==> flow/design.v <==
module instruction_decoder (
    input  logic [31:0] instr,
    output logic is_set_height,
    output logic is_set_weight,
    output logic is_calc_bmi,
    output logic is_calc_bmr,
    output logic [31:25] funct7,  
    output logic [31:20] imm,  
    output logic [24:20] rs2,    
    output logic [19:15] rs1,   
    output logic [11:7] rd  
);
    logic [6:0] opcode;
    assign opcode = instr[6:0];
    logic [14:12] w_h;
    assign w_h = instr[14:12];
    assign is_set_height = (opcode == 7'b0001011) & (w_h == 3'b000);
    assign is_set_weight = (opcode == 7'b0001011) & (w_h == 3'b001);
    assign is_calc_bmi   = (opcode == 7'b0001101);
    assign is_calc_bmr   = (opcode == 7'b0001110);
    assign imm = instr[31:20];
    assign rd = instr[11:7];
    assign rs2 = instr[24:20];
    assign rs1 = instr[19:15];
    assign funct7 = (is_calc_bmr)?instr[31:25]:7'b0;
endmodule
module memory (
    input  logic        clk,
    input  logic        reset,
    input  logic        we_height,
    input  logic        we_weight,
    input  logic [4:0]  user_index,
    input  logic [31:0] data_in,
    output logic [31:0] height_out,
    output logic [31:0] weight_out
);
    reg [31:0] mem_height [0:31];
    reg [31:0] mem_weight [0:31];
    always @(posedge clk or posedge reset) begin
         if (reset) begin
           for (int i = 0; i < 32; i++) begin
                mem_height[i] <= 32'd0;     
                mem_weight[i] <= 32'd0;      
            end
        end else begin
            if (we_height) mem_height[user_index] <= data_in;
            if (we_weight) mem_weight[user_index] <= data_in;
        end
    end
    assign height_out = mem_height[user_index];
    assign weight_out = mem_weight[user_index];
endmodule
module alu (
    input logic is_calc_bmi,
    input logic is_calc_bmr,
    input logic [31:0] height,   
    input logic [31:0] weight,   
    input logic [6:0] funct7,    
    output logic [31:0] result
);
    logic [31:0] bmi;
    logic [31:0] bmr;
    logic [31:0] height_mm;
    logic [31:0] height_m2;
    logic [31:0] weight_x10000;  
    logic [5:0] age;
    logic gender;  
    assign gender = funct7[6];
    assign age = funct7[5:0];
    always@(*)begin
        height_mm = height * 10;  
        height_m2 = (height_mm * height_mm) / 10000;  
        weight_x10000 = weight * 10000;
        bmi = 0;
        bmr = 0;
        if (is_calc_bmi) begin
            if (height_m2 != 0)
                bmi = weight_x10000 / height_m2;   
            else
                bmi = 0;
            result = bmi;
        end
        else if (is_calc_bmr) begin
            bmr = (10 * weight) + (625 * height / 100) - (5 * age);
            if (gender)
                bmr = bmr + 5;
            else
                bmr = bmr - 161;
            result = bmr;
        end
        else begin
            result = 0;   
        end
    end
endmodule
module top (
    input  logic        clk,
    input  logic        reset,
    input  logic [31:0] instr,
    output logic [31:0] result
);
    logic is_set_height;
    logic is_set_weight;
    logic is_calc_bmi;
    logic is_calc_bmr;
    logic [31:25] gender_age;
    logic [31:20] imm;  
    logic [24:20] rs2;    
    logic [19:15] rs1;   
    logic [11:7] rd;  
    logic [31:0] height_out;
    logic [31:0] weight_out;
    logic [31:0] alu_result;
    logic [4:0]  user_index;
    instruction_decoder u_decoder(.instr(instr),
        .is_set_height(is_set_height),
        .is_set_weight(is_set_weight),
        .is_calc_bmi(is_calc_bmi),
        .is_calc_bmr(is_calc_bmr),
        .funct7(gender_age),  
        .imm(imm),  
        .rs2(rs2),    
        .rs1(rs1),   
        .rd(rd)  
        );
    logic [31:0] imm_extended;
    assign imm_extended = {{20{imm[31]}}, imm};  
    assign user_index = (is_set_height | is_set_weight) ? rd : rs1;
    memory user_memory(.clk(clk),
        .reset(reset),
        .we_height(is_set_height),
        .we_weight(is_set_weight),
        .user_index(user_index),
        .data_in(imm_extended),
        .height_out(height_out),
        .weight_out(weight_out));
    alu health_alu (
        .is_calc_bmi(is_calc_bmi),
        .is_calc_bmr(is_calc_bmr),
        .height(height_out),
        .weight(weight_out),
        .funct7(gender_age),
        .result(alu_result)
    );
    always @(posedge clk or posedge reset) begin
        if (reset)
            result <= 32'd0;
        else
            result <= alu_result;
    end
endmodule
Memo
Re: synthesis data of top

## Tool chain data of top

Module top before and after one edit of its RTL, step after step.
Lines under "unedited" count in the file above, lines under "edited" in the edited file.
"difference" is "edited" less "unedited", of the values as shown; "relative change" is that difference over "unedited", in percent.
Operators carry their Yosys type and port widths (W data, S select, Z words).
Cell names lack the library's common part.
A cell with n/a has no value.

| design | value |
|---|---|
| design top | top |
| clock | clk |
| library | sky130hd |
| library corner | tt_025C_1v80 |

## Edit of the RTL

Unified diff, file above to edited file.
The edit is scripted: it alters the design's behaviour and was not made to optimise anything.

```diff
@@ -71,5 +71,5 @@
         height_mm = height * 10;  
         height_m2 = (height_mm * height_mm) / 10000;  
-        weight_x10000 = weight * 10000;
+        weight_x10000 = weight + 10000;
         bmi = 0;
         bmr = 0;
```

## Word level

Yosys after proc, flatten, opt, wreduce and memory -nomap, before mapping. Enables and synchronous resets that opt folds into registers are not counted as muxes. Print and check cells are not counted. Equal cells are merged and count once.

Word-level totals:

| item | unedited | edited | difference | relative change (%) |
|---|---|---|---|---|
| bits of input ports | 34 | 34 | 0 | 0.00 |
| bits in registers | 800 | 800 | 0 | 0.00 |
| cells after elaboration | 191 | 191 | 0 | 0.00 |
| output and inout port bits | 32 | 32 | 0 | 0.00 |

Operators by class:

| item | unedited | edited | difference | relative change (%) |
|---|---|---|---|---|
| div/mod/pow operators | 3 | 3 | 0 | 0.00 |
| $mul | 6 | 5 | -1 | -16.67 |
| add/subtract/negate cells | 4 | 5 | +1 | +25.00 |
| bitwise gates (word level) | 3 | 3 | 0 | 0.00 |
| reduce/logical cells | 67 | 67 | 0 | 0.00 |
| equality and inequality tests | 35 | 35 | 0 | 0.00 |
| muxes and demuxes | 8 | 8 | 0 | 0.00 |

Operator list:

| cell | unedited | edited | difference | relative change (%) |
|---|---|---|---|---|
| $mul A32 B10 Y28 const B | 1 | 0 | -1 | -100.00 |
| $add A32 B14 Y32 const B | 0 | 1 | +1 | n/a |

Unchanged operator kinds not shown: 29.

## Depth

Yosys ltp: most cells in a row. Word level: on the elaborated netlist, between registers, memories and ports. Mapped: between sequential cells and ports; inverters and the memories' decode and read muxes count.

Logic depth:

| item | unedited | edited | difference | relative change (%) |
|---|---|---|---|---|
| depth after elaboration | 14 | 14 | 0 | 0.00 |
| ABC_AREA | 0 | 0 | n/a | n/a |
| depth in mapped cells | 1085 | 1149 | +64 | +5.90 |
| mapped depth without buffers | 995 | 1087 | +92 | +9.25 |

## Mapped cells and area

Yosys stat after the flow's synthesis: flattened, memories mapped to cells. It holds for the ABC_AREA given above (unset counts as 0); a run with the other value may have another netlist.

Mapped netlist:

| item | unedited | edited | difference | relative change (%) |
|---|---|---|---|---|
| synthesis area (mm²) | 0.1108851 | 0.0974872 | -0.0133979 | -12.08 |
| buffer cells | 541 | 475 | -66 | -12.20 |
| flip-flop cells | 800 | 800 | 0 | 0.00 |
| cells in the netlist | 13052 | 11259 | -1793 | -13.74 |

Cells by type:

| cell | unedited | edited | difference | relative change (%) |
|---|---|---|---|---|
| a21oi_1 | 1093 | 557 | -536 | -49.04 |
| xnor2_1 | 662 | 370 | -292 | -44.11 |
| o21a_1 | 153 | 382 | +229 | +149.67 |
| a21o_1 | 310 | 139 | -171 | -55.16 |
| o21bai_1 | 244 | 83 | -161 | -65.98 |
| nor3_1 | 278 | 429 | +151 | +54.32 |
| inv_1 | 1033 | 908 | -125 | -12.10 |
| o31ai_1 | 63 | 157 | +94 | +149.21 |
| a22oi_1 | 149 | 60 | -89 | -59.73 |
| o21ai_0 | 408 | 321 | -87 | -21.32 |
| xor2_1 | 274 | 195 | -79 | -28.83 |
| nor2_1 | 1052 | 980 | -72 | -6.84 |
| nand3_1 | 278 | 208 | -70 | -25.18 |
| nand4_1 | 179 | 113 | -66 | -36.87 |
| a221oi_1 | 98 | 150 | +52 | +53.06 |
| nand2b_1 | 163 | 113 | -50 | -30.67 |
| ha_1 | 1056 | 1008 | -48 | -4.55 |
| buf_6 | 44 | 9 | -35 | -79.55 |

Unchanged cell types not shown: 12.
Not every row of either side is listed.
The figures by module come from a second, unflattened synthesis with its own total; it is not the netlist above.

Second synthesis, totals:

| item | unedited | edited | difference | relative change (%) |
|---|---|---|---|---|
| cells (unflattened synthesis) | 16584 | 15874 | -710 | -4.28 |
| area (unflattened synthesis) (mm²) | 0.1657465 | 0.1587635 | -0.0069830 | -4.21 |

Rows give one instance, submodules left out.

Modules, unedited:

| module | cells | instances | area (mm²) |
|---|---|---|---|
| memory | 6917 | 1 | 0.0915916 |
| alu | 9574 | 1 | 0.0728386 |
| top | 39 | 1 | 0.0008721 |
| instruction_decoder | 54 | 1 | 0.0004442 |

Modules, edited:

| module | cells | instances | area (mm²) |
|---|---|---|---|
| memory | 6917 | 1 | 0.0915916 |
| alu | 8864 | 1 | 0.0658557 |
| top | 39 | 1 | 0.0008721 |
| instruction_decoder | 54 | 1 | 0.0004442 |

## Timing after synthesis

OpenSTA on the mapped netlist: ideal clock, no wires. The path of least setup slack (recovery checks aside). Input and output delay are each 20% of the period. Register names are those of the netlist, which keeps one name where synthesis merged equal registers.

Path after synthesis:

| item | unedited | edited | difference | relative change (%) |
|---|---|---|---|---|
| kind | input -> register | input -> register | n/a | n/a |
| start point | input instr[5] | input instr[5] | n/a | n/a |
| end point | register result[0] | register result[0] | n/a | n/a |
| path buffers | 103 | 75 | -28 | -27.18 |
| launch time at the first pin (ns) | 50.000 | 50.000 | 0.000 | 0.00 |
| setup time (ns) | 0.144 | 0.140 | -0.004 | n/a |
| clock period (ns) | 250.0 | 250.0 | 0.0 | 0.00 |
| path slack (ns) | 16.252 | 5.769 | -10.483 | n/a |
| driving pins on the path | 1032 | 1103 | +71 | +6.88 |
| input delay (ns) | 50.000 | 50.000 | 0.000 | 0.00 |
| required time (ns) | 249.856 | 249.860 | +0.004 | 0.00 |
| arrival (ns) | 233.604 | 244.092 | +10.488 | +4.49 |
| path delay (ns) | 183.748 | 194.232 | +10.484 | +5.71 |
| synthesis period reached (ns) | 233.748 | 244.231 | +10.483 | +4.48 |

"path delay" is the arrival time less input delay plus setup time.
"driving pins on the path" counts driving pins, that of a launching flip-flop among them; a cell with two outputs on the path counts twice.
"synthesis period reached" is the clock period less the worst setup slack; recovery checks do not enter. This is arithmetic on one report: input and output delays are still those of the set period (20% each).
Between the ends stands the longest chain of elaborated cells between them, by number of cells; it is not shown to be the way that was timed. Of several equally long chains one is given.
A line is the first line of the expression or statement that the cell stems from. Yosys adds cells for indexed reads and writes and turns some case tables into memories.

| between the ends, after synthesis, unedited | value |
|---|---|
| cell sequence | or4b_1 > nor3_2 > clkbuf_1 > buf_2 > clkbuf_1 > o21ai_0 > nand2_1 > clkbuf_1 > buf_1 > buf_1 > buf_1 > nor2_1 > a21oi_1 > ha_1 > ha_1 > a21oi_1 > o21bai_1 > a21oi_1 > [... 996 more ...] > buf_8 > nor2_2 > a21oi_1 > ha_1 > a21oi_1 > nor2b_1 > o21ai_0 > nand2b_1 > a21oi_1 > nor2b_1 > o21ai_0 > nand2b_1 > a21oi_1 > o21ai_0 > o2111ai_1 > o21ai_0 > o32ai_1 > a22oi_1 |
| cells in the longest elaborated chain | 14 |
| elaborated cells between the ends (all ways) | 59 |
| those cells by class | 4 x add/sub; 5 x mul; 3 x div; 34 x eq/ne; 8 x mux; 3 x logic; 2 x reduce/logical |

RTL lines, path after synthesis, unedited:

| item | RTL line | text |
|---|---|---|
| from (decl) | 99 | `input  logic [31:0] instr,` |
| $eq A7 B4 Y1 | 17 | `assign is_set_height = (opcode == 7'b0001011) & (w_h == 3'b000);` |
| $and A1 B1 Y1 | 17 |  |
| $or A1 B1 Y1 | 128 | `assign user_index = (is_set_height \| is_set_weight) ? rd : rs1;` |
| $mux W5 | 128 |  |
| $eq A5 B5 Y1 | 50 | `assign height_out = mem_height[user_index];` |
| $pmux W32 S32 | 50 |  |
| $mul A10 B32 Y32 | 84 | `bmr = (10 * weight) + (625 * height / 100) - (5 * age);` |
| $div A32 B7 Y32 | 84 |  |
| $add A32 B32 Y32 | 84 |  |
| $sub A32 B32 Y32 | 84 |  |
| $sub A32 B8 Y32 | 88 | `bmr = bmr - 161;` |
| $mux W32 | 85 | `if (gender)` |
| $mux W32 | 83 | `else if (is_calc_bmr) begin` |
| $mux W32 | 76 | `if (is_calc_bmi) begin` |
| to (assign) | 147 | `result <= 32'd0;` |
| to (assign) | 149 | `result <= alu_result;` |
| to (decl) | 100 | `output logic [31:0] result` |

| between the ends, after synthesis, edited | value |
|---|---|
| cell sequence | nor4b_2 > nand3_1 > clkbuf_1 > clkbuf_1 > clkbuf_1 > nand3_1 > o31ai_1 > clkbuf_1 > buf_1 > a22oi_1 > nand4_1 > or4_1 > nand2b_1 > ha_1 > ha_1 > a21o_1 > a21oi_1 > o21bai_1 > [... 1067 more ...] > a21oi_1 > nor2b_1 > o21ai_0 > nand2b_1 > a21oi_1 > nor2b_1 > o21ai_0 > nand2b_1 > a21oi_1 > nor2b_1 > o21ai_0 > nand2b_1 > a21oi_1 > nor2b_1 > o21ai_0 > nand4b_1 > a221oi_1 > a32oi_1 |
| cells in the longest elaborated chain | 14 |
| elaborated cells between the ends (all ways) | 59 |
| those cells by class | 5 x add/sub; 4 x mul; 3 x div; 34 x eq/ne; 8 x mux; 3 x logic; 2 x reduce/logical |

RTL lines, path after synthesis, edited:

| item | RTL line | text |
|---|---|---|
| from (decl) | 99 | `input  logic [31:0] instr,` |
| $eq A7 B4 Y1 | 17 | `assign is_set_height = (opcode == 7'b0001011) & (w_h == 3'b000);` |
| $and A1 B1 Y1 | 17 |  |
| $or A1 B1 Y1 | 128 | `assign user_index = (is_set_height \| is_set_weight) ? rd : rs1;` |
| $mux W5 | 128 |  |
| $eq A5 B5 Y1 | 50 | `assign height_out = mem_height[user_index];` |
| $pmux W32 S32 | 50 |  |
| $mul A10 B32 Y32 | 84 | `bmr = (10 * weight) + (625 * height / 100) - (5 * age);` |
| $div A32 B7 Y32 | 84 |  |
| $add A32 B32 Y32 | 84 |  |
| $sub A32 B32 Y32 | 84 |  |
| $sub A32 B8 Y32 | 88 | `bmr = bmr - 161;` |
| $mux W32 | 85 | `if (gender)` |
| $mux W32 | 83 | `else if (is_calc_bmr) begin` |
| $mux W32 | 76 | `if (is_calc_bmi) begin` |
| to (assign) | 147 | `result <= 32'd0;` |
| to (assign) | 149 | `result <= alu_result;` |
| to (decl) | 100 | `output logic [31:0] result` |

## Path in the finished layout

Path of least setup slack in the final report of the runs of set A (OpenROAD, finished layout, wires in). Where an end is a register, its clock arrival counts in the times.

Path after layout:

| item | unedited | edited | difference | relative change (%) |
|---|---|---|---|---|
| kind | input -> register | input -> register | n/a | n/a |
| start point | input instr[14] | input instr[14] | n/a | n/a |
| end point | register result[0] | register result[0] | n/a | n/a |
| path buffers | 17 | 33 | +16 | +94.12 |
| driving pins on the path | 955 | 1053 | +98 | +10.26 |
| clock period (ns) | 250.0 | 250.0 | 0.0 | 0.00 |
| path slack (ns) | 14.60 | 12.81 | -1.79 | n/a |
| setup time (ns) | 0.14 | 0.16 | +0.02 | n/a |
| required time (ns) | 250.60 | 250.54 | -0.06 | -0.02 |
| launch time at the first pin (ns) | 50.00 | 50.00 | 0.00 | 0.00 |
| input delay (ns) | 50.00 | 50.00 | 0.00 | 0.00 |
| arrival (ns) | 236.00 | 237.73 | +1.73 | +0.73 |

Between the ends stands the longest chain of elaborated cells between them, by number of cells; it is not shown to be the way that was timed. Of several equally long chains one is given.

| between the ends, after layout, unedited | value |
|---|---|
| cell sequence | clkdlybuf4s50_1 > nor4b_4 > buf_4 > and3_4 > buf_4 > mux2i_4 > buf_4 > nor4b_1 > nand2_2 > buf_4 > nand4b_1 > o22ai_4 > inv_1 > ha_1 > ha_1 > a21o_1 > a21oi_1 > o21bai_1 > [... 919 more ...] > o21bai_1 > a21oi_2 > nand4_4 > mux2_4 > ha_1 > nor2b_1 > o21ai_0 > nand2b_1 > a21oi_1 > nor2b_1 > o21ai_0 > nand2b_1 > a21oi_1 > o21ai_0 > o2111ai_1 > o21ai_0 > o32ai_1 > a22oi_1 |
| cells in the longest elaborated chain | 14 |
| elaborated cells between the ends (all ways) | 56 |
| those cells by class | 4 x add/sub; 4 x mul; 3 x div; 32 x eq/ne; 7 x mux; 3 x logic; 3 x reduce/logical |

RTL lines, path after layout, unedited:

| item | RTL line | text |
|---|---|---|
| from (decl) | 99 | `input  logic [31:0] instr,` |
| $logic_not A3 Y1 | 17 | `assign is_set_height = (opcode == 7'b0001011) & (w_h == 3'b000);` |
| $and A1 B1 Y1 | 17 |  |
| $or A1 B1 Y1 | 128 | `assign user_index = (is_set_height \| is_set_weight) ? rd : rs1;` |
| $mux W5 | 128 |  |
| $eq A5 B5 Y1 | 50 | `assign height_out = mem_height[user_index];` |
| $pmux W32 S32 | 50 |  |
| $mul A10 B32 Y32 | 84 | `bmr = (10 * weight) + (625 * height / 100) - (5 * age);` |
| $div A32 B7 Y32 | 84 |  |
| $add A32 B32 Y32 | 84 |  |
| $sub A32 B32 Y32 | 84 |  |
| $sub A32 B8 Y32 | 88 | `bmr = bmr - 161;` |
| $mux W32 | 85 | `if (gender)` |
| $mux W32 | 83 | `else if (is_calc_bmr) begin` |
| $mux W32 | 76 | `if (is_calc_bmi) begin` |
| to (assign) | 147 | `result <= 32'd0;` |
| to (assign) | 149 | `result <= alu_result;` |
| to (decl) | 100 | `output logic [31:0] result` |

| between the ends, after layout, edited | value |
|---|---|
| cell sequence | clkdlybuf4s50_1 > nor4b_4 > buf_4 > and3_4 > buf_12 > mux2i_4 > buf_8 > a222oi_1 > o2111ai_2 > nor4_2 > nor2_1 > buf_4 > ha_1 > ha_1 > inv_1 > fa_1 > inv_1 > a21oi_1 > [... 1017 more ...] > a21oi_1 > nor2b_1 > o21ai_0 > nand2b_1 > a21oi_1 > nor2b_1 > o21ai_0 > nand2b_1 > a21oi_1 > nor2b_1 > o21ai_0 > nand2b_1 > a21oi_1 > nor2b_1 > o21ai_1 > nand4b_1 > a221oi_1 > a32oi_1 |
| cells in the longest elaborated chain | 14 |
| elaborated cells between the ends (all ways) | 56 |
| those cells by class | 5 x add/sub; 3 x mul; 3 x div; 32 x eq/ne; 7 x mux; 3 x logic; 3 x reduce/logical |

RTL lines, path after layout, edited:

| item | RTL line | text |
|---|---|---|
| from (decl) | 99 | `input  logic [31:0] instr,` |
| $logic_not A3 Y1 | 17 | `assign is_set_height = (opcode == 7'b0001011) & (w_h == 3'b000);` |
| $and A1 B1 Y1 | 17 |  |
| $or A1 B1 Y1 | 128 | `assign user_index = (is_set_height \| is_set_weight) ? rd : rs1;` |
| $mux W5 | 128 |  |
| $eq A5 B5 Y1 | 50 | `assign height_out = mem_height[user_index];` |
| $pmux W32 S32 | 50 |  |
| $mul A10 B32 Y32 | 84 | `bmr = (10 * weight) + (625 * height / 100) - (5 * age);` |
| $div A32 B7 Y32 | 84 |  |
| $add A32 B32 Y32 | 84 |  |
| $sub A32 B32 Y32 | 84 |  |
| $sub A32 B8 Y32 | 88 | `bmr = bmr - 161;` |
| $mux W32 | 85 | `if (gender)` |
| $mux W32 | 83 | `else if (is_calc_bmr) begin` |
| $mux W32 | 76 | `if (is_calc_bmi) begin` |
| to (assign) | 147 | `result <= 32'd0;` |
| to (assign) | 149 | `result <= alu_result;` |
| to (decl) | 100 | `output logic [31:0] result` |

## Measured runs

Both versions went through the flow (Yosys, OpenROAD) with the same settings in each pair. Constraints: input delay and output delay 20% of the set period each, output load 0.01 pF.

| flow settings, set A | value |
|---|---|
| CORE_UTILIZATION | 40 |
| period_ns | 250.0 |
| CAP_MARGIN | 20 |
| CORE_MARGIN | 2 |
| SLEW_MARGIN | 20 |

Final reports, set A:

| item | unedited | edited | difference | relative change (%) |
|---|---|---|---|---|
| setup TNS (ns) | 0.000 | 0.000 | 0.000 | n/a |
| setup slack of the worst path (ns) | 14.596 | 12.812 | -1.784 | n/a |
| final worst hold slack (ns) | 0.504 | 0.505 | +0.001 | n/a |
| mapped cell area after synthesis (mm²) | 0.1108851 | 0.0974872 | -0.0133979 | -12.08 |
| achieved period (ns) | 235.404 | 237.188 | +1.784 | +0.76 |
| utilization after routing | 0.434 | 0.453 | +0.019 | n/a |
| die footprint (mm²) | 0.281441 | 0.247685 | -0.033756 | -11.99 |
| area of the standard cells in the finished layout (mm²) | 0.1198 | 0.10994 | -0.00986 | -8.23 |

| flow settings, set B | value |
|---|---|
| CAP_MARGIN | 30 |
| CORE_ASPECT_RATIO | 0.62 |
| CORE_UTILIZATION | 17 |
| CTS_CLUSTER_DIAMETER | 41 |
| GPL_TIMING_DRIVEN | 1 |
| MAX_ROUTING_LAYER | met5 |
| PLACE_DENSITY_LB_ADDON | 0.25 |
| TNS_END_PERCENT | 40 |
| period_ns | 168.0 |
| CORE_MARGIN | 2 |
| SLEW_MARGIN | 20 |

Final reports, set B:

| item | unedited | edited | difference | relative change (%) |
|---|---|---|---|---|
| setup TNS (ns) | -76.934 | -149.327 | -72.393 | n/a |
| setup slack of the worst path (ns) | -21.481 | -36.533 | -15.052 | n/a |
| final worst hold slack (ns) | 0.499 | 0.503 | +0.004 | n/a |
| mapped cell area after synthesis (mm²) | 0.1108851 | 0.0974872 | -0.0133979 | -12.08 |
| achieved period (ns) | 189.481 | 204.533 | +15.052 | +7.94 |
| utilization after routing | 0.261 | 0.258 | -0.003 | n/a |
| die footprint (mm²) | 0.65893 | 0.579704 | -0.079226 | -12.02 |
| area of the standard cells in the finished layout (mm²) | 0.169681 | 0.147111 | -0.022570 | -13.30 |

"achieved period" = clock period - worst setup slack. The figure is calculated, with input and output delays left at 20% of the set period.
